==> flow/design.v <==
module mux2(
    input           sel         ,
    input   [31:0]  data0_in    ,
    input   [31:0]  data1_in    ,
    output  [31:0]  data_out    
);
assign  data_out = (sel == 1'b1) ? data1_in : data0_in;  
endmodule
module mux3(
    input           [1:0]   sel         ,
    input           [31:0]  data0_in    ,
    input           [31:0]  data1_in    ,
    input           [31:0]  data2_in    ,
    output  reg     [31:0]  data_out    
);
always @(*)begin
    case(sel)
        2'b00 : data_out = data0_in;
        2'b01 : data_out = data1_in;
        2'b10 : data_out = data2_in;
        default : data_out = 32'd0;
    endcase
end
endmodule
module alu_add(
    input           [31:0]  data0       ,
    input           [31:0]  data1       ,
    output          [31:0]  ALU_result  
);
assign  ALU_result = data0 + data1;
endmodule
module  alu_ctrl(
    input           [3:0]   data_in     ,
    input           [1:0]   ALUOp       ,
    output  reg     [4:0]   ALU_ctl     
);
localparam  ALU_ADD     = 4'b0000   ; 
localparam  ALU_SUB     = 4'b1000   ; 
localparam  ALU_SLL     = 4'b0001   ; 
localparam  ALU_SLT     = 4'b0010   ; 
localparam  ALU_SLTU    = 4'b0011   ; 
localparam  ALU_XOR     = 4'b0100   ; 
localparam  ALU_SRL     = 4'b0101   ; 
localparam  ALU_SRA     = 4'b1101   ; 
localparam  ALU_OR      = 4'b0110   ; 
localparam  ALU_AND     = 4'b0111   ; 
localparam  R_ADD       = 5'b00000  ; 
localparam  R_SUB       = 5'b01000  ; 
localparam  R_SLL       = 5'b00001  ; 
localparam  R_SLT       = 5'b00010  ; 
localparam  R_SLTU      = 5'b00011  ; 
localparam  R_XOR       = 5'b00100  ; 
localparam  R_SRL       = 5'b00101  ; 
localparam  R_SRA       = 5'b01101  ; 
localparam  R_OR        = 5'b00110  ; 
localparam  R_AND       = 5'b00111  ; 
localparam  I_ADD       = 5'b10000  ; 
localparam  I_SUB       = 5'b11000  ; 
localparam  I_SLL       = 5'b10001  ; 
localparam  I_SLT       = 5'b10010  ; 
localparam  I_SLTU      = 5'b10011  ; 
localparam  I_XOR       = 5'b10100  ; 
localparam  I_SRL       = 5'b10101  ; 
localparam  I_SRA       = 5'b11101  ; 
localparam  I_OR        = 5'b10110  ; 
localparam  I_AND       = 5'b10111  ; 
always @(*) begin
    case(ALUOp)
        2'b00 : ALU_ctl = ALU_ADD;
        2'b01 : ALU_ctl = ALU_SUB;
        2'b10 : begin
                    if      (data_in == ALU_ADD ) ALU_ctl = R_ADD ;
                    else if (data_in == ALU_SUB ) ALU_ctl = R_SUB ;
                    else if (data_in == ALU_SLL ) ALU_ctl = R_SLL ;
                    else if (data_in == ALU_SLT ) ALU_ctl = R_SLT ;
                    else if (data_in == ALU_SLTU) ALU_ctl = R_SLTU;
                    else if (data_in == ALU_XOR ) ALU_ctl = R_XOR ;
                    else if (data_in == ALU_SRL ) ALU_ctl = R_SRL ;
                    else if (data_in == ALU_SRA ) ALU_ctl = R_SRA ;
                    else if (data_in == ALU_OR  ) ALU_ctl = R_OR  ;
                    else if (data_in == ALU_AND ) ALU_ctl = R_AND ;
                    else ALU_ctl = 4'd0;
        end
        2'b11 : begin
                    if      (data_in == ALU_ADD ) ALU_ctl = I_ADD ;
                    else if (data_in == ALU_SLL ) ALU_ctl = I_SLL ;
                    else if (data_in == ALU_SLT ) ALU_ctl = I_SLT ;
                    else if (data_in == ALU_SLTU) ALU_ctl = I_SLTU;
                    else if (data_in == ALU_XOR ) ALU_ctl = I_XOR ;
                    else if (data_in == ALU_SRL ) ALU_ctl = I_SRL ;
                    else if (data_in == ALU_SRA ) ALU_ctl = I_SRA ;
                    else if (data_in == ALU_OR  ) ALU_ctl = I_OR  ;
                    else if (data_in == ALU_AND ) ALU_ctl = I_AND ;
                    else ALU_ctl = 4'd0;
        end
        default : ALU_ctl = 4'd0;
    endcase
end
endmodule
module alu_ex(
    input           [4:0]    alu_ctl    ,
    input           [31:0]  data0       ,
    input           [31:0]  data1       ,
    input           [4:0]   shamt       ,
    output  reg     [31:0]  ALU_result  ,
    output                  Zero        
);
localparam  ALU_ADD     = 4'b0000   ; 
localparam  ALU_SUB     = 4'b1000   ; 
localparam  ALU_SLL     = 4'b0001   ; 
localparam  ALU_SLT     = 4'b0010   ; 
localparam  ALU_SLTU    = 4'b0011   ; 
localparam  ALU_XOR     = 4'b0100   ; 
localparam  ALU_SRL     = 4'b0101   ; 
localparam  ALU_SRA     = 4'b1101   ; 
localparam  ALU_OR      = 4'b0110   ; 
localparam  ALU_AND     = 4'b0111   ; 
localparam  R_ADD       = 5'b00000  ; 
localparam  R_SUB       = 5'b01000  ; 
localparam  R_SLL       = 5'b00001  ; 
localparam  R_SLT       = 5'b00010  ; 
localparam  R_SLTU      = 5'b00011  ; 
localparam  R_XOR       = 5'b00100  ; 
localparam  R_SRL       = 5'b00101  ; 
localparam  R_SRA       = 5'b01101  ; 
localparam  R_OR        = 5'b00110  ; 
localparam  R_AND       = 5'b00111  ; 
localparam  I_ADD       = 5'b10000  ; 
localparam  I_SUB       = 5'b11000  ; 
localparam  I_SLL       = 5'b10001  ; 
localparam  I_SLT       = 5'b10010  ; 
localparam  I_SLTU      = 5'b10011  ; 
localparam  I_XOR       = 5'b10100  ; 
localparam  I_SRL       = 5'b10101  ; 
localparam  I_SRA       = 5'b11101  ; 
localparam  I_OR        = 5'b10110  ; 
localparam  I_AND       = 5'b10111  ; 
wire    con_flag = (data0[31] == data1[31]) ? 1'b1 : 1'b0;
always @(*)begin
    case(alu_ctl)
        R_ADD, I_ADD : ALU_result = data0 + data1;
        R_SUB, I_SUB : ALU_result = data0 - data1;
        R_SLL : ALU_result = data0 << data1[4:0];
        I_SLL : ALU_result = data0 << shamt;
        R_SLT, I_SLT : begin
                    if(con_flag == 1'b1) begin
                        if(data0[30:0] < data1[30:0])
                            ALU_result = 32'd1;
                        else
                            ALU_result = 32'd0;
                    end
                    else begin
                        if(data0[31] == 1'b1)
                            ALU_result = 32'd1;
                        else
                            ALU_result = 32'd0;
                    end
                end
        R_SLTU, I_SLTU : begin 
                    if(data0[31:0] < data1[31:0])
                        ALU_result = 32'd1;
                    else
                        ALU_result = 32'd0;
                end
        R_XOR, I_XOR : ALU_result = data0 ^ data1;
        R_SRL : ALU_result = data0 >> data1[4:0];
        I_SRL : ALU_result = data0 >> shamt;
        R_SRA : ALU_result = ($signed(data0)) >> data1[4:0];
        I_SRA : ALU_result = ($signed(data0)) >> shamt;
        R_OR, I_OR : ALU_result = data0 | data1;
        R_AND, I_AND : ALU_result = data0 & data1;
    default : ALU_result = 32'd0;
    endcase
end
assign Zero = (ALU_result == 32'd0);
endmodule
module imm_gen(
    input       [31:0]      data_in     ,
    output  reg [31:0]      data_out    
);
localparam  I_TYPE  = 7'b0010011    ;
localparam  ID_TYPE = 7'b0000011    ;    
localparam  S_TYPE  = 7'b0100011    ;    
localparam  U_TYPE  = 7'b0110111    ;    
localparam  UA_TYPE = 7'b0010111    ;    
localparam  B_TYPE  = 7'b1100011    ;
localparam  J_TYPE  = 7'b1101111    ;    
localparam  JR_TYPE = 7'b1100111    ;    
wire    [6:0]   opcode  ;
assign opcode = data_in[6:0];
always  @(*) begin
    case (opcode)
        I_TYPE, ID_TYPE : data_out = {{20{data_in[31]}}, data_in[31:20] };
        S_TYPE          : data_out = {{20{data_in[31]}}, data_in[31:25], data_in[11:7]};
        U_TYPE, UA_TYPE : data_out = {data_in[31:12], 12'd0};
        B_TYPE          : data_out = {{19{data_in[31]}}, data_in[31], data_in[7], data_in[30:25], data_in[11:8], 1'b0};
        J_TYPE          : data_out = {{11{data_in[31]}}, data_in[31], data_in[19:12],  data_in[20], data_in[30:21], 1'b0};
        JR_TYPE         : data_out = {{20{data_in[31]}}, data_in[31:20] };
        default : data_out = 32'd0;
    endcase
end
endmodule
module  main_ctrl(
    input       [6:0]   instruct_op         ,
    input       [2:0]   instruct_func3      ,
    output  reg [1:0]   imm_add_data0_sel   ,
    output  reg [1:0]   rd_data_sel         ,
    output  reg         rd_addr_sel         ,
    output  reg         reg_wr_imm          ,
    output  reg         reg_wr_wb           ,
    output  reg         mem2reg_sel         ,
    output  reg [1:0]   exAlu_op            ,
    output  reg         mem_wr              ,
    output  reg         mem_rd              ,
    output  reg [2:0]   mem_op              ,
    output  reg         exAlu_data1_sel     
);
localparam      R_OP        = 7'b0110011    ;
localparam      LD_OP       = 7'b0000011    ;
localparam      I_OP        = 7'b0010011    ;
localparam      S_OP        = 7'b0100011    ;
localparam      B_OP        = 7'b1100011    ;
localparam      JAL_OP      = 7'b1101111    ;
localparam      JALR_OP     = 7'b1100111    ;
localparam      LUI_OP      = 7'b0110111    ;
localparam      AUIPC_OP    = 7'b0010111    ;
always @(instruct_op) begin
    case(instruct_op)
        R_OP :  begin
            reg_wr_imm        = 1'b0;
            imm_add_data0_sel = 2'b00;
            rd_data_sel       = 2'b00;
            rd_addr_sel       = 1'b0;
            reg_wr_wb         = 1'b1;
            mem2reg_sel       = 1'b1;
            exAlu_op          = 2'b10;
            mem_wr            = 1'b0;
            mem_rd            = 1'b0;
            exAlu_data1_sel   = 1'b0;
        end
        LD_OP : begin
            reg_wr_imm        = 1'b0;
            imm_add_data0_sel = 2'b00;
            rd_data_sel       = 2'b00;
            rd_addr_sel       = 1'b0;
            reg_wr_wb         = 1'b1;
            mem2reg_sel       = 1'b0;
            exAlu_op          = 2'b00;
            mem_wr            = 1'b0;
            mem_rd            = 1'b1;
            exAlu_data1_sel   = 1'b1;
        end
        I_OP : begin
            reg_wr_imm        = 1'b0;
            imm_add_data0_sel = 2'b00;
            rd_data_sel       = 2'b00;
            rd_addr_sel       = 1'b0;
            reg_wr_wb         = 1'b1;
            mem2reg_sel       = 1'b1;
            exAlu_op          = 2'b11;
            mem_wr            = 1'b0;
            mem_rd            = 1'b0;
            exAlu_data1_sel   = 1'b1;
        end
        S_OP : begin
            reg_wr_imm        = 1'b0;
            imm_add_data0_sel = 2'b00;
            rd_data_sel       = 2'b00;
            rd_addr_sel       = 1'b0;
            reg_wr_wb         = 1'b0;
            mem2reg_sel       = 1'b0;
            exAlu_op          = 2'b00;
            mem_wr            = 1'b1;
            mem_rd            = 1'b0;
            exAlu_data1_sel   = 1'b1;
        end
        B_OP : begin
            reg_wr_imm        = 1'b0;
            imm_add_data0_sel = 2'b00;
            rd_data_sel       = 2'b00;
            rd_addr_sel       = 1'b0;
            reg_wr_wb         = 1'b0;
            mem2reg_sel       = 1'b0;
            exAlu_op          = 2'b01;
            mem_wr            = 1'b0;
            mem_rd            = 1'b0;
            exAlu_data1_sel   = 1'b0;
        end
        JAL_OP : begin
            reg_wr_imm        = 1'b1;
            imm_add_data0_sel = 2'b00;
            rd_data_sel       = 2'b01;
            rd_addr_sel       = 1'b1;
            reg_wr_wb         = 1'b0;
            mem2reg_sel       = 1'b0;
            exAlu_op          = 2'b00;
            mem_wr            = 1'b0;
            mem_rd            = 1'b0;
            exAlu_data1_sel   = 1'b0;
        end
        JALR_OP : begin
            reg_wr_imm        = 1'b1;
            imm_add_data0_sel = 2'b10;
            rd_data_sel       = 2'b10;
            rd_addr_sel       = 1'b1;
            reg_wr_wb         = 1'b0;
            mem2reg_sel       = 1'b0;
            exAlu_op          = 2'b00;
            mem_wr            = 1'b0;
            mem_rd            = 1'b0;
            exAlu_data1_sel   = 1'b0;
        end
        LUI_OP : begin
            reg_wr_imm        = 1'b1;
            imm_add_data0_sel = 2'b01;
            rd_data_sel       = 2'b10;
            rd_addr_sel       = 1'b1;
            reg_wr_wb         = 1'b0;
            mem2reg_sel       = 1'b0;
            exAlu_op          = 2'b00;
            mem_wr            = 1'b0;
            mem_rd            = 1'b0;
            exAlu_data1_sel   = 1'b0;
        end
        AUIPC_OP : begin
            reg_wr_imm        = 1'b1;
            imm_add_data0_sel = 2'b00;
            rd_data_sel       = 2'b10;
            rd_addr_sel       = 1'b1;
            reg_wr_wb         = 1'b0;
            mem2reg_sel       = 1'b0;
            exAlu_op          = 2'b00;
            mem_wr            = 1'b0;
            mem_rd            = 1'b0;
            exAlu_data1_sel   = 1'b0;
        end
        default : begin
            reg_wr_imm        = 1'b0;
            imm_add_data0_sel = 2'b00;
            rd_data_sel       = 2'b00;
            rd_addr_sel       = 1'b0;
            reg_wr_wb         = 1'b0;
            mem2reg_sel       = 1'b0;
            exAlu_op          = 2'b00;
            mem_wr            = 1'b0;
            mem_rd            = 1'b0;
            exAlu_data1_sel   = 1'b0;
        end
    endcase
end
always @(*)begin
    case(instruct_op)
        LD_OP,S_OP : mem_op = instruct_func3;
        default : mem_op = 3'd0;
    endcase
end
endmodule
module hazard_detec(
    input   [31:0]  rs_reg1_rdata       ,
    input   [31:0]  rs_reg2_rdata       ,
    input   [31:0]  instruct_data_in    ,
    output  reg     ctrl_mux_sel        ,
    output  reg     if_flush            ,
    output  reg     pc_mux_sel          ,
    output  reg     pc_stop             
);
localparam      J_TYPE  = 7'b1101111    ;
localparam      B_TYPE  = 7'b1100011    ;
localparam      BEQ     = 3'b000        ;
localparam      BNE     = 3'b001        ;
localparam      BLT     = 3'b100        ;
localparam      BGE     = 3'b101        ;
localparam      BLTU    = 3'b110        ;
localparam      BGEU    = 3'b111        ;
always @(*)begin
    if(instruct_data_in[6:0] == B_TYPE)begin
        case(instruct_data_in[14:12])
            BEQ : if(rs_reg1_rdata == rs_reg2_rdata)    begin
                ctrl_mux_sel = 1'b1;
                if_flush     = 1'b1;
                pc_mux_sel   = 1'b1;
                pc_stop      = 1'b1; 
            end
            else begin
                ctrl_mux_sel = 1'b0;
                if_flush     = 1'b0;
                pc_mux_sel   = 1'b0;
                pc_stop      = 1'b0;
            end
            BNE : if(rs_reg1_rdata != rs_reg2_rdata)    begin
                ctrl_mux_sel = 1'b1;
                if_flush     = 1'b1;
                pc_mux_sel   = 1'b1;
                pc_stop      = 1'b1;
            end
            else begin
                ctrl_mux_sel = 1'b0;
                if_flush     = 1'b0;
                pc_mux_sel   = 1'b0;
                pc_stop      = 1'b0;
            end
            BLT : if(rs_reg1_rdata < rs_reg2_rdata)    begin
                ctrl_mux_sel = 1'b1;
                if_flush     = 1'b1;
                pc_mux_sel   = 1'b1;
                pc_stop      = 1'b1;
            end
            else begin
                ctrl_mux_sel = 1'b0;
                if_flush     = 1'b0;
                pc_mux_sel   = 1'b0;
                pc_stop      = 1'b0;
            end
            BGE : if(rs_reg1_rdata > rs_reg2_rdata)    begin
                ctrl_mux_sel = 1'b1;
                if_flush     = 1'b1;
                pc_mux_sel   = 1'b1;
                pc_stop      = 1'b1;
            end
            else begin
                ctrl_mux_sel = 1'b0;
                if_flush     = 1'b0;
                pc_mux_sel   = 1'b0;
                pc_stop      = 1'b0;
            end
            BLTU : if(rs_reg1_rdata < rs_reg2_rdata)    begin
                ctrl_mux_sel = 1'b1;
                if_flush     = 1'b1;
                pc_mux_sel   = 1'b1;
                pc_stop      = 1'b1;
            end
            else begin
                ctrl_mux_sel = 1'b0;
                if_flush     = 1'b0;
                pc_mux_sel   = 1'b0;
                pc_stop      = 1'b0;
            end
            BGEU : if(rs_reg1_rdata > rs_reg2_rdata)    begin
                ctrl_mux_sel = 1'b1;
                if_flush     = 1'b1;
                pc_mux_sel   = 1'b1;
                pc_stop      = 1'b1;
            end
            else begin
                ctrl_mux_sel = 1'b0;
                if_flush     = 1'b0;
                pc_mux_sel   = 1'b0;
                pc_stop      = 1'b0;
            end
            default :  begin
                ctrl_mux_sel = 1'b0;
                if_flush     = 1'b0;
                pc_mux_sel   = 1'b0;
                pc_stop      = 1'b0;
            end
        endcase
    end
    else if(instruct_data_in[6:0] == J_TYPE ) begin
        ctrl_mux_sel = 1'b1;
        if_flush     = 1'b1;
        pc_mux_sel   = 1'b1;
        pc_stop      = 1'b1;
    end
    else begin
        ctrl_mux_sel = 1'b0;
        if_flush     = 1'b0;
        pc_mux_sel   = 1'b0;
        pc_stop      = 1'b0;
    end
end
endmodule
module forward_unit(
    input       [4:0]   rs_reg1_addr        ,
    input       [4:0]   rs_reg2_addr        ,
    input       [4:0]   id_ex_rs_reg1_addr  ,
    input       [4:0]   id_ex_rs_reg2_addr  ,
    input       [4:0]   ex_mem_wb_addr      ,
    input       [4:0]   mem_wb_addr         ,
    input       [31:0]  ex_mem_alu_result   ,
    input       [31:0]  mem_wb_alu_result   ,
    input               ex_mem_reg_wr       ,
    input               mem_wb_reg_wr       ,
    input               ex_mem_mem_wr       ,
    output  reg [1:0]   forwardA            ,
    output  reg [1:0]   forwardB            ,
    output  reg         forwardC            ,
    output  reg [1:0]   forwardD            
);
always @(*)begin
    if(ex_mem_reg_wr == 1'b1 && ex_mem_wb_addr != 5'd0 && ex_mem_wb_addr == id_ex_rs_reg1_addr)
        forwardA = 2'b10;
    else if(mem_wb_reg_wr == 1'b1 && mem_wb_addr != 5'd0 && 
          !(ex_mem_reg_wr == 1'b1 && (ex_mem_wb_addr != 5'd0) && (ex_mem_wb_addr == id_ex_rs_reg1_addr)) && 
          (mem_wb_addr == id_ex_rs_reg1_addr))
        forwardA = 2'b01;
    else
        forwardA = 2'b00;
end
always @(*)begin
    if(ex_mem_reg_wr == 1'b1 && ex_mem_wb_addr != 5'd0 && ex_mem_wb_addr == id_ex_rs_reg2_addr)
        forwardB = 2'b10;
    else if(mem_wb_reg_wr == 1'b1 && mem_wb_addr != 5'd0 && 
          !(ex_mem_reg_wr == 1'b1 && (ex_mem_wb_addr != 5'd0) && (ex_mem_wb_addr == id_ex_rs_reg2_addr)) && 
          (mem_wb_addr == id_ex_rs_reg2_addr))
        forwardB = 2'b01;
    else
        forwardB = 2'b00;
end
always @(*)begin
    if(ex_mem_mem_wr == 1'b1 && ex_mem_alu_result != 32'b0 && (ex_mem_alu_result == mem_wb_alu_result))
        forwardC = 1'b1;
    else
        forwardC = 1'b0;
end
always @(*)begin
    if(mem_wb_reg_wr == 1'b1 && mem_wb_addr != 5'd0)
        if(mem_wb_addr == rs_reg1_addr)
            forwardD = 2'b01;
        else if(mem_wb_addr == rs_reg2_addr)
            forwardD = 2'b10;
        else
            forwardD = 2'b00;
    else
        forwardD = 2'b00;
end
endmodule
module regfile(
   input                    clk             ,
   input                    rst_n           ,
   input                    wr_reg_en       ,
   input            [4:0]   wr_reg_addr     ,
   input            [31:0]  wr_wdata        ,
   input            [1:0]   forwardD        ,
   input            [4:0]   rs_reg1_addr    ,
   input            [4:0]   rs_reg2_addr    ,
   output   reg     [31:0]  rs_reg1_rdata   ,
   output   reg     [31:0]  rs_reg2_rdata   
);
reg [31:0]  reg_bank    [0:31]  ;
always @(posedge clk or negedge rst_n)begin
    if(!rst_n) begin
        reg_bank[0] <= 32'd0;
        reg_bank[1] <= 32'd0;
        reg_bank[2] <= 32'd0;
        reg_bank[3] <= 32'd0;
        reg_bank[4] <= 32'd0;
        reg_bank[5] <= 32'd0;
        reg_bank[6] <= 32'd0;
        reg_bank[7] <= 32'd0;
        reg_bank[8] <= 32'd0;
        reg_bank[9] <= 32'd0;
        reg_bank[10] <= 32'd0;
        reg_bank[11] <= 32'd0;
        reg_bank[12] <= 32'd0;
        reg_bank[13] <= 32'd0;
        reg_bank[14] <= 32'd0;
        reg_bank[15] <= 32'd0;
        reg_bank[16] <= 32'd0;
        reg_bank[17] <= 32'd0;
        reg_bank[18] <= 32'd0;
        reg_bank[19] <= 32'd0;
        reg_bank[20] <= 32'd0;
        reg_bank[21] <= 32'd0;
        reg_bank[22] <= 32'd0;
        reg_bank[23] <= 32'd0;
        reg_bank[24] <= 32'd0;
        reg_bank[25] <= 32'd0;
        reg_bank[26] <= 32'd0;
        reg_bank[27] <= 32'd0;
        reg_bank[28] <= 32'd0;
        reg_bank[29] <= 32'd0;
        reg_bank[30] <= 32'd0;
        reg_bank[31] <= 32'd0;
    end
    else if (wr_reg_en == 1'b1)begin
        case(wr_reg_addr)
            5'd0 : reg_bank[0] <= wr_wdata;
            5'd1 : reg_bank[1] <= wr_wdata;
            5'd2 : reg_bank[2] <= wr_wdata;
            5'd3 : reg_bank[3] <= wr_wdata;
            5'd4 : reg_bank[4] <= wr_wdata;
            5'd5 : reg_bank[5] <= wr_wdata;
            5'd6 : reg_bank[6] <= wr_wdata;
            5'd7 : reg_bank[7] <= wr_wdata;
            5'd8 : reg_bank[8] <= wr_wdata;
            5'd9 : reg_bank[9] <= wr_wdata;
            5'd10 : reg_bank[10] <= wr_wdata;
            5'd11 : reg_bank[11] <= wr_wdata;
            5'd12 : reg_bank[12] <= wr_wdata;
            5'd13 : reg_bank[13] <= wr_wdata;
            5'd14 : reg_bank[14] <= wr_wdata;
            5'd15 : reg_bank[15] <= wr_wdata;
            5'd16 : reg_bank[16] <= wr_wdata;
            5'd17 : reg_bank[17] <= wr_wdata;
            5'd18 : reg_bank[18] <= wr_wdata;
            5'd19 : reg_bank[19] <= wr_wdata;
            5'd20 : reg_bank[20] <= wr_wdata;
            5'd21 : reg_bank[21] <= wr_wdata;
            5'd22 : reg_bank[22] <= wr_wdata;
            5'd23 : reg_bank[23] <= wr_wdata;
            5'd24 : reg_bank[24] <= wr_wdata;
            5'd25 : reg_bank[25] <= wr_wdata;
            5'd26 : reg_bank[26] <= wr_wdata;
            5'd27 : reg_bank[27] <= wr_wdata;
            5'd28 : reg_bank[28] <= wr_wdata;
            5'd29 : reg_bank[29] <= wr_wdata;
            5'd30 : reg_bank[30] <= wr_wdata;
            5'd31 : reg_bank[31] <= wr_wdata;
        endcase
    end
end
always @(posedge clk or negedge rst_n)begin
    if(!rst_n) begin
        rs_reg1_rdata <= 32'd0;
    end
    else if(forwardD == 2'd1)
        rs_reg1_rdata <= wr_wdata;
    else
        rs_reg1_rdata <= reg_bank[rs_reg1_addr];
end
always @(posedge clk or negedge rst_n)begin
    if(!rst_n) begin
        rs_reg2_rdata <= 32'd0;
    end
    else if(forwardD == 2'd2)
        rs_reg2_rdata <= wr_wdata;
    else
        rs_reg2_rdata <= reg_bank[rs_reg2_addr];
end
endmodule
module if_id(
    input               clk                     ,
    input               rstn                    ,
    input               if_flush                ,
    input       [31:0]  PC_line_in              ,
    input       [31:0]  instruct_data_line_in   ,
    output  reg [31:0]  PC_line_out             ,
    output      [31:0]  instruct_data_line_out      
);
always @(posedge clk or negedge rstn) begin
    if(!rstn)
        PC_line_out <= 32'd0;
    else if(if_flush == 1'b1)
        PC_line_out <= 32'd0;
    else
        PC_line_out <= PC_line_in;
end
assign  instruct_data_line_out = instruct_data_line_in;
endmodule
module id_ex(
    input               clk                         ,
    input               rstn                        ,
    input               reg_wr_line_in              ,
    input               mem2reg_sel_line_in         ,
    input               mem_wr_line_in              ,
    input               mem_rd_line_in              ,
    input       [2:0]   mem_op_line_in              ,
    input       [1:0]   exAlu_op_line_in            ,
    input               exAlu_data1_sel_line_in     ,
    input       [31:0]  reg1_data_line_in           ,
    input       [31:0]  reg2_data_line_in           ,
    input       [31:0]  imm_gen_data_line_in        ,
    input       [3:0]   instruct_alu_ctrl_line_in   ,
    input       [4:0]   reg_wb_addr_line_in         ,
    input       [4:0]   rs_reg1_addr_line_in        ,
    input       [4:0]   rs_reg2_addr_line_in        ,
    output  reg         reg_wr_line_out             ,
    output  reg         mem2reg_sel_line_out        ,
    output  reg         mem_wr_line_out             ,
    output  reg         mem_rd_line_out             ,
    output  reg [2:0]   mem_op_line_out             ,
    output  reg [1:0]   exAlu_op_line_out           ,
    output  reg         exAlu_data1_sel_line_out    ,
    output      [31:0]  reg1_data_line_out          ,
    output      [31:0]  reg2_data_line_out          ,
    output  reg [31:0]  imm_gen_data_line_out       ,
    output  reg [3:0]   instruct_alu_ctrl_line_out  ,
    output  reg [4:0]   reg_wb_addr_line_out        ,
    output  reg [4:0]   rs_reg1_addr_line_out       ,
    output  reg [4:0]   rs_reg2_addr_line_out
);
always @(posedge clk or negedge rstn) begin
    if(!rstn) begin
        reg_wr_line_out          <= 1'd0;
        mem2reg_sel_line_out     <= 1'd0;
        mem_wr_line_out          <= 1'd0;
        mem_rd_line_out          <= 1'd0;
        mem_op_line_out          <= 3'd0;
        exAlu_op_line_out        <= 2'd0;
        exAlu_data1_sel_line_out <= 1'd0;
    end
    else begin
        reg_wr_line_out         <= reg_wr_line_in         ;
        mem2reg_sel_line_out    <= mem2reg_sel_line_in    ;
        mem_wr_line_out         <= mem_wr_line_in         ;
        mem_rd_line_out         <= mem_rd_line_in         ;
        mem_op_line_out         <= mem_op_line_in         ;
        exAlu_op_line_out       <= exAlu_op_line_in       ;
        exAlu_data1_sel_line_out<= exAlu_data1_sel_line_in;
    end
end
assign reg1_data_line_out = reg1_data_line_in;
assign reg2_data_line_out = reg2_data_line_in;
always @(posedge clk or negedge rstn) begin
    if(!rstn)
        imm_gen_data_line_out <= 32'd0;
    else
        imm_gen_data_line_out <= imm_gen_data_line_in;
end
always @(posedge clk or negedge rstn) begin
    if(!rstn)
        instruct_alu_ctrl_line_out <= 4'd0;
    else
        instruct_alu_ctrl_line_out <= instruct_alu_ctrl_line_in;
end
always @(posedge clk or negedge rstn) begin
    if(!rstn)
        reg_wb_addr_line_out <= 5'd0;
    else
        reg_wb_addr_line_out <= reg_wb_addr_line_in;
end
always @(posedge clk or negedge rstn) begin
    if(!rstn) begin
       rs_reg1_addr_line_out <= 5'd0;
       rs_reg2_addr_line_out <= 5'd0;
    end
    else begin
       rs_reg1_addr_line_out <= rs_reg1_addr_line_in;
       rs_reg2_addr_line_out <= rs_reg2_addr_line_in;
    end
end
endmodule
module ex_mem(
    input               clk                         ,
    input               rstn                        ,
    input               reg_wr_line_in              ,
    input               mem2reg_sel_line_in         ,
    input               mem_wr_line_in              ,
    input               mem_rd_line_in              ,
    input       [2:0]   mem_op_line_in              ,
    input       [31:0]  alu_ex_result_line_in       ,
    input       [31:0]  reg2_data_line_in           ,
    input       [4:0]   reg_wb_addr_line_in         ,
    output  reg         reg_wr_line_out             ,
    output  reg         mem2reg_sel_line_out        ,
    output  reg         mem_wr_line_out             ,
    output  reg         mem_rd_line_out             ,
    output  reg [2:0]   mem_op_line_out             ,
    output  reg [31:0]  alu_ex_result_line_out      ,
    output  reg [31:0]  reg2_data_line_out          ,
    output  reg [4:0]   reg_wb_addr_line_out        
);
always @(posedge clk or negedge rstn) begin
    if(!rstn) begin
        reg_wr_line_out     <= 1'd0;
        mem2reg_sel_line_out<= 1'd0;
        mem_wr_line_out     <= 1'd0;
        mem_rd_line_out     <= 1'd0;
        mem_op_line_out     <= 3'd0;
    end
    else begin
        reg_wr_line_out     <= reg_wr_line_in     ;
        mem2reg_sel_line_out<= mem2reg_sel_line_in;
        mem_wr_line_out     <= mem_wr_line_in     ;
        mem_rd_line_out     <= mem_rd_line_in     ;
        mem_op_line_out     <= mem_op_line_in     ;
    end
end
always @(posedge clk or negedge rstn) begin
    if(!rstn) begin
        alu_ex_result_line_out  <= 32'd0;
    end
    else begin
        alu_ex_result_line_out  <= alu_ex_result_line_in;
    end
end
always @(posedge clk or negedge rstn) begin
    if(!rstn)
        reg2_data_line_out <= 32'd0;
    else
        reg2_data_line_out <= reg2_data_line_in;
end
always @(posedge clk or negedge rstn) begin
    if(!rstn)
        reg_wb_addr_line_out <= 5'd0;
    else
        reg_wb_addr_line_out <= reg_wb_addr_line_in;
end
endmodule
module mem_wb(
    input               clk                         ,
    input               rstn                        ,
    input               reg_wr_line_in              ,
    input               mem2reg_sel_line_in         ,
    input       [31:0]  ram_data_out_line_in        ,
    input       [31:0]  alu_ex_result_line_in       ,
    input       [4:0]   reg_wb_addr_line_in         ,
    output  reg         reg_wr_line_out             ,
    output  reg         mem2reg_sel_line_out        ,
    output  reg [31:0]  ram_data_out_line_out       ,
    output  reg [31:0]  alu_ex_result_line_out      ,
    output  reg [4:0]   reg_wb_addr_line_out        
);
always @(posedge clk or negedge rstn) begin
    if(!rstn) begin
        reg_wr_line_out     <= 1'd0;
        mem2reg_sel_line_out<= 1'd0;
    end
    else begin
        reg_wr_line_out     <= reg_wr_line_in     ;
        mem2reg_sel_line_out<= mem2reg_sel_line_in;
    end
end
always @(*) begin
        ram_data_out_line_out <= ram_data_out_line_in;
end
always @(posedge clk or negedge rstn) begin
    if(!rstn)
        alu_ex_result_line_out <= 31'd0;
    else
        alu_ex_result_line_out <= alu_ex_result_line_in;
end
always @(posedge clk or negedge rstn) begin
    if(!rstn)
        reg_wb_addr_line_out <= 5'd0;
    else
        reg_wb_addr_line_out <= reg_wb_addr_line_in;
end
endmodule
module wrap_iram(
    input                   sclk        ,
    input                   mem_wr      ,
    input                   mem_rd      ,
    input           [31:0]  addr        ,
    input           [31:0]  wdata       ,
    output          [31:0]  rdata       ,
    output                  sram_cs     ,
    output          [11:0]  sram_addr   ,
    input           [31:0]  sram_rdata  
);
wire            ram_cs      ;
wire    [3:0]   ram_we      ;
wire    [11:0]   ram_addr   ;
wire    [31:0]  ram_wdata   ;
wire    [31:0]  ram_rdata   ;
assign  ram_cs  = mem_wr | mem_rd;
assign  ram_addr= addr[13:2];
assign  ram_we  = 4'b0000   ;
assign  rdata   = ram_rdata ;
assign ram_wdata = 32'd0;
assign  sram_cs    = ram_cs    ;
assign  sram_addr  = ram_addr  ;
assign  ram_rdata  = sram_rdata;
endmodule
module wrap_dram(
    input                   sclk        ,
    input                   rstn        ,
    input                   mem_wr      ,
    input                   mem_rd      ,
    input           [2:0]   mem_op      ,
    input           [31:0]  addr        ,
    input           [31:0]  wdata       ,
    output  reg     [31:0]  rdata       ,
    output                  sram_cs     ,
    output          [3:0]   sram_we     ,
    output          [11:0]  sram_addr   ,
    output          [31:0]  sram_wdata  ,
    input           [31:0]  sram_rdata  
);
localparam  SB_TYPE = 3'b000    ;
localparam  SH_TYPE = 3'b001    ;
localparam  SW_TYPE = 3'b010    ;
localparam  LB_TYPE = 3'b000    ;
localparam  LH_TYPE = 3'b001    ;
localparam  LW_TYPE = 3'b010    ;
localparam  LBU_TYPE = 3'b100   ;
localparam  LHU_TYPE = 3'b101   ;
wire            ram_cs      ;
reg     [3:0]   ram_we      ;
wire    [11:0]   ram_addr    ;
reg     [31:0]  ram_wdata   ;
wire    [31:0]  ram_rdata   ;
assign  ram_cs = mem_wr || mem_rd;
assign  ram_addr = addr[13:2];
always @(*)begin
    if(mem_wr)
        case(mem_op)
            SB_TYPE : ram_we = 4'b0001 << addr[1:0];
            SH_TYPE : ram_we = 4'b0011 << addr[1:0];
            SW_TYPE : ram_we = 4'b1111;
            default : ram_we = 4'b0000;
        endcase
    else
        ram_we = 4'b0000;
end
always @(*)begin
        case(mem_op)
            SB_TYPE : begin
                if(addr[1:0] == 2'b00)
                    ram_wdata = {24'd0, wdata[7:0]};
                else if(addr[1:0] == 2'b01)
                    ram_wdata = {16'd0, wdata[7:0],8'd0};
                else if(addr[1:0] == 2'b10)
                    ram_wdata = {8'd0, wdata[7:0],16'd0};
                else if(addr[1:0] == 2'b11)
                    ram_wdata = {wdata[7:0],24'd0};
                else 
                    ram_wdata = 32'd0;
            end
            SH_TYPE : begin
                if(addr[1:0] == 2'b00)
                    ram_wdata = {16'd0, wdata[15:0]};
                else if(addr[1:0] == 2'b10)
                    ram_wdata = {wdata[15:0],16'd0};
                else 
                    ram_wdata = 32'd0;
            end
            SW_TYPE : ram_wdata = wdata;
            default : ram_wdata = 32'd0;
        endcase
end
reg     [2:0]   mem_op_r    ;
reg     [1:0]   addr_low2_r ;
always @(posedge sclk or negedge rstn) begin
    if(!rstn) begin
        mem_op_r <= 3'd0;
        addr_low2_r <= 2'b0;
    end
    else begin
        mem_op_r <= mem_op;
        addr_low2_r <= addr[1:0];        
    end
end
always @(*)begin
    case(mem_op_r)
        LB_TYPE : begin
            if(addr_low2_r == 2'b00)
                rdata = {{24{ram_rdata[7]}},ram_rdata[7:0]};
            else if(addr_low2_r == 2'b01)
                rdata = {{24{ram_rdata[15]}},ram_rdata[15:8]};
            else if(addr_low2_r == 2'b10)
                rdata = {{24{ram_rdata[23]}},ram_rdata[23:16]};
            else if(addr_low2_r == 2'b11)
                rdata = {{24{ram_rdata[31]}},ram_rdata[31:24]};
            else
                rdata = 32'd0;
        end
        LH_TYPE : begin
            if(addr_low2_r == 2'b00)
                rdata = {{16{ram_rdata[15]}},ram_rdata[15:0]};
            else if(addr_low2_r == 2'b10)
                rdata = {{16{ram_rdata[31]}},ram_rdata[31:16]};
            else
                rdata = 32'd0;
        end
        LW_TYPE : rdata = ram_rdata;
        LBU_TYPE : begin
            if(addr_low2_r == 2'b00)
                rdata = {24'd0,ram_rdata[7:0]};
            else if(addr_low2_r == 2'b01)
                rdata = {24'd0,ram_rdata[15:8]};
            else if(addr_low2_r == 2'b10)
                rdata = {24'd0,ram_rdata[23:16]};
            else if(addr_low2_r == 2'b11)
                rdata = {24'd0,ram_rdata[31:24]};
            else
                rdata = 32'd0;
        end
        LHU_TYPE : begin
            if(addr_low2_r == 2'b00)
                rdata = {16'd0,ram_rdata[15:0]};
            else if(addr_low2_r == 2'b10)
                rdata = {16'd0,ram_rdata[31:16]};
            else
                rdata = 32'd0;
        end
        default : rdata = 32'd0;
    endcase
end
assign  sram_cs    = ram_cs    ;
assign  sram_we    = ram_we    ;
assign  sram_addr  = ram_addr  ;
assign  sram_wdata = ram_wdata ;
assign  ram_rdata  = sram_rdata;
endmodule
module riscv_core(
    input           sys_clk         ,
    input           sys_rst_n       ,
    output  reg     led_test        ,
    output          iram_cs         ,
    output  [11:0]  iram_addr       ,
    input   [31:0]  iram_rdata      ,
    output          dram_cs         ,
    output  [3:0]   dram_we         ,
    output  [11:0]  dram_addr       ,
    output  [31:0]  dram_wdata      ,
    input   [31:0]  dram_rdata      
);
reg     [31:0]  PC                          ;
wire    [31:0]  alu_add4_data               ; 
wire    [31:0]  pc_mux_data                 ;
wire    [31:0]  alu_imm_data                ;
wire    [31:0]  instruct_data               ;
wire    [31:0]  PC_line2_out                ;
wire    [31:0]  instruct_data_line2_out     ;
wire    [6:0]   instruct_op                 ;
wire    [2:0]   instruct_func3              ;
wire            ctrl_mux_sel                ;
wire            if_flush                    ;
wire            pc_mux_sel                  ;
wire            pc_stop                     ;
wire    [1:0]   imm_add_data0_sel           ;
wire    [1:0]   rd_data_sel                 ;
wire            rd_addr_sel                 ;
wire            reg_wr_imm                  ;
wire            reg_wr_wb                   ;
wire            mem2reg_sel                 ;
wire    [1:0]   exAlu_op                    ;
wire            mem_wr                      ;
wire            mem_rd                      ;
wire    [2:0]   mem_op                      ;
wire            exAlu_data1_sel             ;
wire            ctrl_mux_reg_wr             ;
wire            ctrl_mux_mem2reg_sel        ;
wire    [1:0]   ctrl_mux_exAlu_op           ;
wire            ctrl_mux_mem_wr             ;
wire            ctrl_mux_mem_rd             ;
wire    [2:0]   ctrl_mux_mem_op             ;
wire            ctrl_mux_exAlu_data1_sel    ;
wire    [4:0]   rs_reg1_addr                ;  
wire    [4:0]   rs_reg2_addr                ;  
wire    [31:0]  rs_reg1_rdata               ;
wire    [31:0]  rs_reg2_rdata               ;
wire    [31:0]  rd_wdata_mux                ;
wire    [4:0]   rd_addr_mux                 ;
wire            reg_wr_mux                  ;
wire    [31:0]  imm_gen_data                ;
wire    [3:0]   instruct_alu_ctrl           ;
wire    [4:0]   instruct_reg_wb_addr        ;
wire            reg_wr_line3_out            ;
wire            mem2reg_sel_line3_out       ;
wire            mem_wr_line3_out            ;
wire            mem_rd_line3_out            ;
wire    [2:0]   mem_op_line3_out            ;
wire    [1:0]   exAlu_op_line3_out          ;
wire            exAlu_data1_sel_line3_out   ;
wire    [31:0]  reg1_data_line3_out         ;
wire    [31:0]  reg2_data_line3_out         ;
wire    [31:0]  imm_gen_data_line3_out      ;
wire    [3:0]   instruct_alu_ctrl_line3_out ;
wire    [4:0]   reg_wb_addr_line3_out       ;
wire    [4:0]   rs_reg1_addr_line3_out      ;
wire    [4:0]   rs_reg2_addr_line3_out      ;
wire    [31:0]  forwardA_mux_out            ;
wire    [31:0]  forwardB_mux_out            ;
wire    [31:0]  alu_data2_mux               ;
wire    [31:0]  alu_ex_result               ;
wire    [4:0]   ALU_ctl                     ;
wire            reg_wr_line4_out            ;
wire            mem2reg_sel_line4_out       ;
wire            mem_wr_line4_out            ;
wire            mem_rd_line4_out            ;
wire    [2:0]   mem_op_line4_out            ;
wire    [31:0]  alu_ex_result_line4_out     ;
wire    [31:0]  reg2_data_line4_out         ;
wire    [4:0]   reg_wb_addr_line4_out       ;
wire    [31:0]  ram_data_out                ;
wire            reg_wr_line5_out            ;
wire            mem2reg_sel_line5_out       ;
wire    [31:0]  ram_data_out_line5_out      ;
wire    [31:0]  alu_ex_result_line5_out     ;
wire    [4:0]   reg_wb_addr_line5_out       ;
wire    [31:0]  mem2reg_data_back           ;
wire            alu_ex_zero                 ;
wire    [1:0]   forwardA                    ;
wire    [1:0]   forwardB                    ;
wire            forwardC                    ;
wire    [1:0]   forwardD                    ;
always @(posedge sys_clk or negedge sys_rst_n) begin
    if(!sys_rst_n)
        led_test <= 1'b1  ;
    else if(PC == 32'h1000)
        led_test <= ~led_test  ;
end
mux2     u_mux_imm(
    .sel                        ( pc_mux_sel                    ),
    .data0_in                   ( alu_add4_data                 ),
    .data1_in                   ( alu_imm_data                  ),
    .data_out                   ( pc_mux_data                   )
);
always @(posedge sys_clk or negedge sys_rst_n) begin
    if(!sys_rst_n)
        PC <= 32'd0;
    else
        PC <= pc_mux_data;
end
alu_add     u_alu_add_4(
    .data0                      ( 32'd4                         ),
    .data1                      ( PC                            ),
    .ALU_result                 ( alu_add4_data                 )
);
wrap_iram   u_wrap_iram(
    .sclk                       ( sys_clk                       ),
    .mem_wr                     ( 1'b0                          ),
    .mem_rd                     ( !if_flush                     ),
    .addr                       ( PC                            ),
    .wdata                      ( 32'd0                         ),
    .rdata                      ( instruct_data                 ),
    .sram_cs                    ( iram_cs                       ),
    .sram_addr                  ( iram_addr                     ),
    .sram_rdata                 ( iram_rdata                    )
);
if_id       u_if_id(
    .clk                        ( sys_clk                       ),
    .rstn                       ( sys_rst_n                     ),
    .if_flush                   ( if_flush                      ),
    .PC_line_in                 ( PC                            ),
    .instruct_data_line_in      ( instruct_data                 ),
    .PC_line_out                ( PC_line2_out                  ),
    .instruct_data_line_out     ( instruct_data_line2_out       )    
);
wire    [31:0]  imm_add_mux_data    ;        
hazard_detec        u_hazard_detec(
    .rs_reg1_rdata              ( rs_reg1_rdata                 ),
    .rs_reg2_rdata              ( rs_reg2_rdata                 ),
    .instruct_data_in           ( instruct_data_line2_out       ),
    .ctrl_mux_sel               ( ctrl_mux_sel                  ),
    .if_flush                   ( if_flush                      ),
    .pc_mux_sel                 ( pc_mux_sel                    ),
    .pc_stop                    ( pc_stop                       )
);
mux3        u_mux_imm_add(
    .sel                        ( imm_add_data0_sel             ),
    .data0_in                   ( PC_line2_out                  ),
    .data1_in                   ( 32'd0                         ),
    .data2_in                   ( rs_reg1_rdata                 ),
    .data_out                   ( imm_add_mux_data              )
);
alu_add     u_alu_add_imm(
    .data0                      ( imm_add_mux_data              ),
    .data1                      ( imm_gen_data                  ),
    .ALU_result                 ( alu_imm_data                  )
);
assign  instruct_op = instruct_data_line2_out[6:0];
assign  instruct_func3 = instruct_data_line2_out[14:12];
main_ctrl    u_main_ctrl(
    .instruct_op                ( instruct_op                   ),
    .instruct_func3             ( instruct_func3                ),
    .imm_add_data0_sel          ( imm_add_data0_sel             ),
    .rd_data_sel                ( rd_data_sel                   ),
    .rd_addr_sel                ( rd_addr_sel                   ),
    .reg_wr_imm                 ( reg_wr_imm                    ),
    .reg_wr_wb                  ( reg_wr_wb                     ),
    .mem2reg_sel                ( mem2reg_sel                   ),
    .exAlu_op                   ( exAlu_op                      ),
    .mem_wr                     ( mem_wr                        ),
    .mem_rd                     ( mem_rd                        ),
    .mem_op                     ( mem_op                        ),
    .exAlu_data1_sel            ( exAlu_data1_sel               ) 
);
wire    [31:0]  ctrl_mux_data0_in   = {22'd0,reg_wr_wb, mem2reg_sel, exAlu_op, mem_wr, mem_rd, mem_op, exAlu_data1_sel};
wire    [31:0]  ctrl_mux_data_out   ;
mux2 u_crtl_mux(
    .sel                        ( ctrl_mux_sel                  ),
    .data0_in                   ( ctrl_mux_data0_in             ),
    .data1_in                   ( 32'd0                         ),
    .data_out                   ( ctrl_mux_data_out             )
);
assign ctrl_mux_reg_wr           = ctrl_mux_data_out[9]  ;
assign ctrl_mux_mem2reg_sel      = ctrl_mux_data_out[8]  ;
assign ctrl_mux_exAlu_op         = ctrl_mux_data_out[7:6];
assign ctrl_mux_mem_wr           = ctrl_mux_data_out[5]  ;
assign ctrl_mux_mem_rd           = ctrl_mux_data_out[4]  ;
assign ctrl_mux_mem_op           = ctrl_mux_data_out[3:1];
assign ctrl_mux_exAlu_data1_sel  = ctrl_mux_data_out[0]  ;
assign rs_reg1_addr = instruct_data_line2_out[19:15];
assign rs_reg2_addr = instruct_data_line2_out[24:20];
mux3     u_mux_rd_data(
    .sel                        ( rd_data_sel               ),
    .data0_in                   ( mem2reg_data_back         ),
    .data1_in                   ( PC                        ),
    .data2_in                   ( alu_imm_data              ),
    .data_out                   ( rd_wdata_mux              )
);
assign rd_addr_mux = rd_addr_sel ? instruct_reg_wb_addr : reg_wb_addr_line5_out;
assign  reg_wr_mux = reg_wr_imm || reg_wr_line5_out;
regfile     u_regfile(
   .clk                         ( sys_clk                       ),
   .rst_n                       ( sys_rst_n                     ),
   .wr_reg_en                   ( reg_wr_mux                    ),
   .wr_reg_addr                 ( rd_addr_mux                   ),
   .wr_wdata                    ( rd_wdata_mux                  ),
   .forwardD                    ( forwardD                      ),
   .rs_reg1_addr                ( rs_reg1_addr                  ),
   .rs_reg2_addr                ( rs_reg2_addr                  ),
   .rs_reg1_rdata               ( rs_reg1_rdata                 ),
   .rs_reg2_rdata               ( rs_reg2_rdata                 )
);
imm_gen     u_imm_gen(
    .data_in                    (instruct_data_line2_out        ),
    .data_out                   (imm_gen_data                   )
);
assign  instruct_alu_ctrl   = {instruct_data_line2_out[30], instruct_data_line2_out[14:12]};
assign  instruct_reg_wb_addr= instruct_data_line2_out[11:7];
id_ex       u_id_ex(
    .clk                        ( sys_clk                       ),
    .rstn                       ( sys_rst_n                     ),
    .reg_wr_line_in             ( ctrl_mux_reg_wr               ),
    .mem2reg_sel_line_in        ( ctrl_mux_mem2reg_sel          ),
    .mem_wr_line_in             ( ctrl_mux_mem_wr               ),
    .mem_rd_line_in             ( ctrl_mux_mem_rd               ),
    .mem_op_line_in             ( ctrl_mux_mem_op               ),
    .exAlu_op_line_in           ( ctrl_mux_exAlu_op             ),
    .exAlu_data1_sel_line_in    ( ctrl_mux_exAlu_data1_sel      ),
    .reg1_data_line_in          ( rs_reg1_rdata                 ),
    .reg2_data_line_in          ( rs_reg2_rdata                 ),
    .imm_gen_data_line_in       ( imm_gen_data                  ),
    .instruct_alu_ctrl_line_in  ( instruct_alu_ctrl             ),
    .reg_wb_addr_line_in        ( instruct_reg_wb_addr          ),
    .rs_reg1_addr_line_in       ( rs_reg1_addr                  ),
    .rs_reg2_addr_line_in       ( rs_reg2_addr                  ),
    .reg_wr_line_out            ( reg_wr_line3_out              ),
    .mem2reg_sel_line_out       ( mem2reg_sel_line3_out         ),
    .mem_wr_line_out            ( mem_wr_line3_out              ),
    .mem_rd_line_out            ( mem_rd_line3_out              ),
    .mem_op_line_out            ( mem_op_line3_out              ),
    .exAlu_op_line_out          ( exAlu_op_line3_out            ),
    .exAlu_data1_sel_line_out   ( exAlu_data1_sel_line3_out     ),
    .reg1_data_line_out         ( reg1_data_line3_out           ),
    .reg2_data_line_out         ( reg2_data_line3_out           ),
    .imm_gen_data_line_out      ( imm_gen_data_line3_out        ),
    .instruct_alu_ctrl_line_out ( instruct_alu_ctrl_line3_out   ),
    .reg_wb_addr_line_out       ( reg_wb_addr_line3_out         ),
    .rs_reg1_addr_line_out      ( rs_reg1_addr_line3_out        ),
    .rs_reg2_addr_line_out      ( rs_reg2_addr_line3_out        )
);
wire    [4:0]   shamt_data = rs_reg2_addr_line3_out ;
mux3    u_forwardA_mux(
    .sel                        ( forwardA                  ),
    .data0_in                   ( reg1_data_line3_out       ),
    .data1_in                   ( mem2reg_data_back         ),
    .data2_in                   ( alu_ex_result_line4_out   ),
    .data_out                   ( forwardA_mux_out          )
);
mux3    u_forwardB_mux(
    .sel                        ( forwardB                  ),
    .data0_in                   ( reg2_data_line3_out       ),
    .data1_in                   ( mem2reg_data_back         ),
    .data2_in                   ( alu_ex_result_line4_out   ),
    .data_out                   ( forwardB_mux_out          )
);
mux2     u_mux_alu_d2(
    .sel                        ( exAlu_data1_sel_line3_out ),
    .data0_in                   ( forwardB_mux_out          ),
    .data1_in                   ( imm_gen_data_line3_out    ),
    .data_out                   ( alu_data2_mux             )
);
alu_ctrl u_alu_ctrl(
    .data_in                    ( instruct_alu_ctrl_line3_out   ),
    .ALUOp                      ( exAlu_op_line3_out            ),
    .ALU_ctl                    ( ALU_ctl                       )
);
alu_ex     u_alu_ex(
    .alu_ctl                    ( ALU_ctl                   ),
    .data0                      ( forwardA_mux_out          ),
    .data1                      ( alu_data2_mux             ),
    .shamt                      ( shamt_data                ),
    .ALU_result                 ( alu_ex_result             ),
    .Zero                       ( alu_ex_zero               )
);
ex_mem      u_ex_mem(
    .clk                        ( sys_clk                   ),
    .rstn                       ( sys_rst_n                 ),
    .reg_wr_line_in             ( reg_wr_line3_out          ),
    .mem2reg_sel_line_in        ( mem2reg_sel_line3_out     ),
    .mem_wr_line_in             ( mem_wr_line3_out          ),
    .mem_rd_line_in             ( mem_rd_line3_out          ),
    .mem_op_line_in             ( mem_op_line3_out          ),
    .alu_ex_result_line_in      ( alu_ex_result             ),
    .reg2_data_line_in          ( reg2_data_line3_out       ),
    .reg_wb_addr_line_in        ( reg_wb_addr_line3_out     ),
    .reg_wr_line_out            ( reg_wr_line4_out          ),
    .mem2reg_sel_line_out       ( mem2reg_sel_line4_out     ),
    .mem_wr_line_out            ( mem_wr_line4_out          ),
    .mem_rd_line_out            ( mem_rd_line4_out          ),
    .mem_op_line_out            ( mem_op_line4_out          ),
    .alu_ex_result_line_out     ( alu_ex_result_line4_out   ),
    .reg2_data_line_out         ( reg2_data_line4_out       ),
    .reg_wb_addr_line_out       ( reg_wb_addr_line4_out     )
);
wire    [31:0]      dram_wdata_mux  ;
mux2     u_mux_dram_wdata(
    .sel                        ( forwardC                  ),
    .data0_in                   ( reg2_data_line4_out       ),
    .data1_in                   ( mem2reg_data_back         ),
    .data_out                   ( dram_wdata_mux            )
);
wrap_dram   u_wrap_dram(
    .sclk                       ( sys_clk                   ),
    .rstn                       ( sys_rst_n                 ),
    .mem_wr                     ( mem_wr_line4_out          ),
    .mem_rd                     ( mem_rd_line4_out          ),
    .mem_op                     ( mem_op_line4_out          ),
    .addr                       ( alu_ex_result_line4_out   ),
    .wdata                      ( dram_wdata_mux            ),
    .rdata                      ( ram_data_out              ),
    .sram_cs                    ( dram_cs                   ),
    .sram_we                    ( dram_we                   ),
    .sram_addr                  ( dram_addr                 ),
    .sram_wdata                 ( dram_wdata                ),
    .sram_rdata                 ( dram_rdata                )
);
mem_wb  u_mem_wb(
    .clk                        ( sys_clk                   ),
    .rstn                       ( sys_rst_n                 ),
    .reg_wr_line_in             ( reg_wr_line4_out          ),
    .mem2reg_sel_line_in        ( mem2reg_sel_line4_out     ),
    .ram_data_out_line_in       ( ram_data_out              ),
    .alu_ex_result_line_in      ( alu_ex_result_line4_out   ),
    .reg_wb_addr_line_in        ( reg_wb_addr_line4_out     ),
    .reg_wr_line_out            ( reg_wr_line5_out          ),
    .mem2reg_sel_line_out       ( mem2reg_sel_line5_out     ),
    .ram_data_out_line_out      ( ram_data_out_line5_out    ),
    .alu_ex_result_line_out     ( alu_ex_result_line5_out   ),
    .reg_wb_addr_line_out       ( reg_wb_addr_line5_out     )
);
mux2     u_mux_mem2reg(
    .sel                        ( mem2reg_sel_line5_out     ),
    .data0_in                   ( ram_data_out_line5_out    ),
    .data1_in                   ( alu_ex_result_line5_out   ),
    .data_out                   ( mem2reg_data_back         )
);
forward_unit    u_forward_unit(
    .rs_reg1_addr               ( rs_reg1_addr              ),
    .rs_reg2_addr               ( rs_reg2_addr              ),
    .id_ex_rs_reg1_addr         ( rs_reg1_addr_line3_out    ),
    .id_ex_rs_reg2_addr         ( rs_reg2_addr_line3_out    ),
    .ex_mem_wb_addr             ( reg_wb_addr_line4_out     ),
    .mem_wb_addr                ( reg_wb_addr_line5_out     ),
    .ex_mem_alu_result          ( alu_ex_result_line4_out   ),
    .mem_wb_alu_result          ( alu_ex_result_line5_out   ),
    .ex_mem_reg_wr              ( reg_wr_line4_out          ),
    .mem_wb_reg_wr              ( reg_wr_line5_out          ),
    .ex_mem_mem_wr              ( mem_wr_line4_out          ),
    .forwardA                   ( forwardA                  ),
    .forwardB                   ( forwardB                  ),
    .forwardC                   ( forwardC                  ),
    .forwardD                   ( forwardD                  )
);
endmodule
==> From RTL to reports: riscv_core <==
Tool output for the design above, in the order of the flow.
Line numbers count from 1 in the design file above.
Cell names lack the library's common part.
{ "design": {"design": "riscv_core", "clock": "sys_clk", "cell_library": "sky130hd", "lib_corner": "tt_025C_1v80"} }

==> Word level <==
Counts by Yosys on the flattened word-level netlist (proc, flatten, opt, wreduce). Print and check cells are left out.
{ "classes": {"n_eq": 170, "reduce_and_logical": 82, "bitwise": 4, "add_sub_neg": 4, "muxes": 89, "compare": 4, "shifts": 8} }
{ "op_table": {"columns": ["operator", "n"], "rows": [
  ["case mux 32 bit (select 32 bit)", 2],
  ["2-to-1 mux 32 bit", 24],
  ["case mux 32 bit (select 13 bit)", 1],
  ["case mux 32 bit (select 3 bit)", 4],
  ["case mux 32 bit (select 5 bit)", 2],
  ["equality test 5 bit with constant B", 58],
  ["equality test 5 x 4 -> 1 bit with constant B", 26],
  [">> shifter 32 x 5 -> 32 bit", 4],
  ["2-to-1 mux 5 bit", 19],
  ["equality test 5 x 3 -> 1 bit with constant B", 16],
  ["AND reduction 2 bit", 32],
  ["adder 32 bit", 2],
  ["less-than comparator 32 bit", 2],
  ["equality test 32 bit", 2],
  ["left shift 32 x 5 -> 32 bit", 2],
  ["case mux 32 bit (select 2 bit)", 1],
  ["equality test 5 x 2 -> 1 bit with constant B", 8],
  ["adder 3 x 32 -> 32 bit with constant A", 1],
  ["equality test 32 x 13 -> 1 bit with constant B", 1],
  ["subtractor 32 bit", 1],
  ["> comparator 32 bit", 1],
  ["inequality test 32 bit", 1],
  ["AND 32 bit", 1],
  ["bitwise OR 32 bit", 1],
  ["XOR 32 bit", 1],
  ["nonzero test 32 bit", 1],
  ["less-than comparator 31 bit", 1],
  ["equality test 5 bit", 6]
]} }
Not listed: further kinds 41, cells in them 140.
{ "word_totals": {"reg_bits": 1334, "in_bits": 66, "out_inout_bits": 63, "elab_cells": 424} }

==> Logic depth <==
Depth = most cells in a row (Yosys ltp): at word level without a register or memory, in the mapped netlist without a sequential cell, where the memories' decode and read muxes count.
{ "depth": {"word_depth": 15, "abc_area": 0, "depth_mapped": 23, "depth_no_buf": 20} }

==> Netlist <==
Source: synth_stat.txt of the flow (Yosys; design flattened, memories mapped). It holds for the ABC_AREA given above (unset counts as 0); a run with the other value may have another netlist.
Totals and module areas in this step are rounded.
{ "types": {"columns": ["cell_type", "n", "area_total_um2"], "rows": [
  ["dfrtp_1", 1331, 3.33E+04],
  ["a21oi_1", 1024, 5.12E+03],
  ["nor2_1", 1134, 4.26E+03],
  ["a22o_1", 377, 3.3E+03],
  ["a221oi_1", 364, 3.19E+03],
  ["a22oi_1", 376, 2.82E+03],
  ["clkbuf_1", 668, 2.51E+03],
  ["o21ai_0", 443, 2.22E+03],
  ["ha_1", 163, 2.04E+03],
  ["mux2i_1", 196, 1.96E+03],
  ["nand2_1", 517, 1.94E+03],
  ["nand4_1", 157, 982.192],
  ["nand3_1", 138, 690.662],
  ["o32a_1", 66, 660.634],
  ["xor2_1", 75, 656.88],
  ["inv_1", 169, 634.358],
  ["a21o_1", 79, 593.069],
  ["mux2_2", 52, 585.562]
]} }
Not listed: further types 73, cells in them 870.
{ "synth_totals": {"flip_flops": 1332, "cell_count": 8199, "mapped_area_um2": 73920, "sequential_area_um2": 33330, "n_buf": 740} }
The figures by module come from a second, unflattened synthesis with its own total; it is not the netlist above.
{ "hier_totals": {"cells_unflattened": 8177, "hier_area_um2": 85630} }
Rows give one instance, submodules left out.
{ "by_module": {"columns": ["mod", "area_um2", "n_inst", "n_cells", "mod_seq_area_um2"], "rows": [
  ["regfile", 54090, 1, 4566, 27230],
  ["alu_ex", 10340, 1, 1619, 0.0],
  ["alu_add", 1744, 2, 241, 0.0],
  ["mux3", 787.0, 4, 77, 0.0],
  ["mux2", 544.3, 5, 36, 0.0],
  ["id_ex", 2007, 1, 125, 1526],
  ["ex_mem", 1902, 1, 76, 1902],
  ["wrap_dram", 1608, 1, 204, 125.1],
  ["if_id", 1264, 1, 99, 800.8],
  ["mem_wb", 1216, 1, 71, 975.9],
  ["riscv_core", 991.0, 1, 54, 827.0],
  ["hazard_detec", 902.1, 1, 131, 0.0],
  ["forward_unit", 830.8, 1, 106, 0.0],
  ["imm_gen", 480.5, 1, 68, 0.0]
]} }
Further modules, not shown: 3.

==> Path before layout <==
Path of least setup slack by OpenSTA after synthesis, without wires, with an ideal clock, recovery checks aside; 20% of the period is set as input and as output delay. Where synthesis merged equal registers, the netlist keeps one of their names.
{ "synth_timing": {"kind": "input to register", "startpoint": "input port iram_rdata[5]", "endpoint": "register u_regfile.reg_bank[0][30]", "path_slack_ps": 3299, "n_path_buf": 5, "path_delay_ps": 4701, "setup_time_ps": 141, "input_delay_ps": 2000, "stages": 20, "arrival_ps": 6560, "period_ps": 10000, "t_first_pin_ps": 2000, "required_time_ps": 9859, "synth_period_reached_ps": 6701} }
"path_delay_ps" is the arrival time less input delay plus setup time.
"stages" counts driving pins, that of a launching flip-flop among them; a cell with two outputs on the path counts twice.
"synth_period_reached_ps" = period - worst setup slack (recovery checks aside). The figure is calculated, with input and output delays left at 20% of the set period.
{ "synth_between": {"path_cell_list": "clkbuf_1 -> nand3b_1 -> nor3_1 -> clkbuf_1 -> or2_2 -> clkbuf_1 -> a21o_1 -> ha_1 -> clkbuf_1 -> a21o_1 -> a21oi_1 -> o21ai_0 -> a311o_1 -> a211o_1 -> a31oi_1 -> o21ai_0 -> a31oi_1 -> mux2i_1 -> clkbuf_1 -> a31oi_1", "cone_cells": 28, "classes_between": "add/sub (1); eq/ne (11); mux (7); reduce/logical (9)"} }
{ "synth_rtl": {"columns": ["element", "line_no", "rtl"], "rows": [
  ["start: declaration", 992, "input   [31:0]  iram_rdata      ,"],
  ["end: assignment", 542, "reg_bank[0] <= 32'd0;"],
  ["end: assignment", 577, "5'd0 : reg_bank[0] <= wr_wdata;"],
  ["end: declaration", 539, "reg [31:0]  reg_bank    [0:31]  ;"]
]} }
Chain of elaborated cells between the ends: none given.
Nets of the timed path that keep an RTL name, with a line that drives or declares them; the list need not be complete.
{ "synth_named_nets": {"columns": ["net", "line_no", "rtl"], "rows": [
  ["imm_gen_data[15]", 192, "case (opcode)"]
]} }

==> Worst path after layout <==
From the final timing report of run 2: the path of least setup slack in the routed layout; clock arrival at registers is part of the times.
The report prints the path's times to 10 ps; the period is as set.
{ "layout_timing": {"kind": "input to register", "startpoint": "input port iram_rdata[6]", "endpoint": "register u_regfile.rs_reg1_rdata[18]", "input_delay_ps": 2420, "required_time_ps": 12660, "path_slack_ps": 2100, "arrival_ps": 10560, "period_ps": 12100, "n_path_buf": 4, "setup_time_ps": 290, "t_first_pin_ps": 2420, "stages": 18} }
At most two assigning lines are given for a register; there are more.
{ "layout_between": {"path_cell_list": "clkdlybuf4s50_1 -> nand3b_1 -> nor3_2 -> clkbuf_1 -> or2_2 -> clkbuf_1 -> a21o_1 -> ha_1 -> a21o_1 -> a2111oi_0 -> a21boi_0 -> o31ai_1 -> a21oi_1 -> o21ai_0 -> xnor2_1 -> o21a_1 -> clkbuf_1 -> o21ai_0", "cone_cells": 23, "classes_between": "add/sub (1); eq/ne (11); mux (6); reduce/logical (5)"} }
{ "layout_rtl": {"columns": ["element", "line_no", "rtl"], "rows": [
  ["start: declaration", 992, "input   [31:0]  iram_rdata      ,"],
  ["end: assignment", 617, "rs_reg1_rdata <= wr_wdata;"],
  ["end: assignment", 619, "rs_reg1_rdata <= reg_bank[rs_reg1_addr];"],
  ["end: declaration", 536, "output   reg     [31:0]  rs_reg1_rdata   ,"]
]} }
Chain of elaborated cells between the ends: none given.
Nets of the timed path that keep an RTL name, with a line that drives or declares them; the list need not be complete.
{ "layout_named_nets": {"columns": ["net", "line_no", "rtl"], "rows": [
  ["imm_gen_data[12]", 192, "case (opcode)"]
]} }

Record of 4 stored runs of the RTL-to-layout flow on riscv_core, platform sky130hd. The runs are unordered. Constraints: input delay and output delay 20% of the set period each, output load 0.01 pF.
"clock_period_reached_ps": clock period set for the run, less the worst setup slack. It is reckoned from that one timing run; input and output delays stay at 20% of the period that was set.
By "timing.worst_path_ps" is meant the share of the clock period that the worst setup path is allowed (20% is reserved at inputs, 20% at outputs), minus its slack. Clock arrival times at its registers enter into it.
"fin_power_uw" is the tool's figure for a default switching activity; nothing was simulated.
"timing.worst_path_ps" is given in steps of 10 ps.
The results are shown rounded.
[
  {
    "run": "run 1",
    "settings": { "ABC_AREA": 1, "CAP_MARGIN": 10, "CELL_PAD_IN_SITES_DETAIL_PLACEMENT": 1, "CELL_PAD_IN_SITES_GLOBAL_PLACEMENT": 1, "CORE_UTILIZATION": 65, "GPL_ROUTABILITY_DRIVEN": 1, "GPL_TIMING_DRIVEN": 0, "MIN_ROUTING_LAYER": "met1", "SETUP_SLACK_MARGIN": 1.94, "TNS_END_PERCENT": 10, "period_ns": 9.87, "CORE_MARGIN": 2, "SLEW_MARGIN": 20 },
    "outcome": "no final report: placement broke off with GPL-0301"
  },
  {
    "run": "run 2",
    "settings": { "CAP_MARGIN": 10, "CELL_PAD_IN_SITES_DETAIL_PLACEMENT": 0, "CELL_PAD_IN_SITES_GLOBAL_PLACEMENT": 3, "CORE_MARGIN": 6, "CORE_UTILIZATION": 22, "CTS_CLUSTER_DIAMETER": 156, "CTS_CLUSTER_SIZE": 89, "GPL_ROUTABILITY_DRIVEN": 1, "GPL_TIMING_DRIVEN": 0, "HOLD_SLACK_MARGIN": -0.1, "MAX_ROUTING_LAYER": "met4", "PLACE_DENSITY": 0.45, "SETUP_SLACK_MARGIN": -0.11, "SLEW_MARGIN": 15, "period_ns": 12.1 },
    "results": { "clock_period_reached_ps": 9999, "total_negative_slack_ps": 0, "fin_power_uw": 12370, "ws_setup_ps": 2101, "fin_hold_ws_ps": 370, "total_die_area_um2": 350000, "synth_area_um2": 73920, "layout_utilization_pct": 26.9, "finalCellArea_um2": 89930, "timing.worst_path_ps": 7580, "worst_path_kind": "input to register" }
  },
  {
    "run": "run 3",
    "settings": { "CAP_MARGIN": 35, "CELL_PAD_IN_SITES_DETAIL_PLACEMENT": 1, "CELL_PAD_IN_SITES_GLOBAL_PLACEMENT": 1, "CORE_UTILIZATION": 30, "GPL_ROUTABILITY_DRIVEN": 1, "GPL_TIMING_DRIVEN": 0, "HOLD_SLACK_MARGIN": -0.1, "MAX_ROUTING_LAYER": "met4", "PLACE_DENSITY": 0.45, "SETUP_SLACK_MARGIN": -0.11, "SLEW_MARGIN": 15, "period_ns": 10.0, "CORE_MARGIN": 2 },
    "results": { "clock_period_reached_ps": 9005, "total_negative_slack_ps": 0, "fin_power_uw": 18390, "ws_setup_ps": 995, "fin_hold_ws_ps": 342, "total_die_area_um2": 250400, "synth_area_um2": 73920, "layout_utilization_pct": 38.2, "finalCellArea_um2": 93670, "timing.worst_path_ps": 7000, "worst_path_kind": "input to register" }
  },
  {
    "run": "run 4",
    "settings": { "CELL_PAD_IN_SITES_DETAIL_PLACEMENT": 1, "CELL_PAD_IN_SITES_GLOBAL_PLACEMENT": 1, "CORE_UTILIZATION": 30, "GPL_ROUTABILITY_DRIVEN": 1, "PLACE_DENSITY": 0.45, "period_ns": 7.76, "CAP_MARGIN": 20, "CORE_MARGIN": 2, "SLEW_MARGIN": 20 },
    "results": { "clock_period_reached_ps": 6929, "total_negative_slack_ps": 0, "fin_power_uw": 22330, "ws_setup_ps": 831, "fin_hold_ws_ps": 329, "total_die_area_um2": 250400, "synth_area_um2": 73920, "layout_utilization_pct": 35.8, "finalCellArea_um2": 87990, "timing.worst_path_ps": 6930, "worst_path_kind": "register to register" }
  }
]
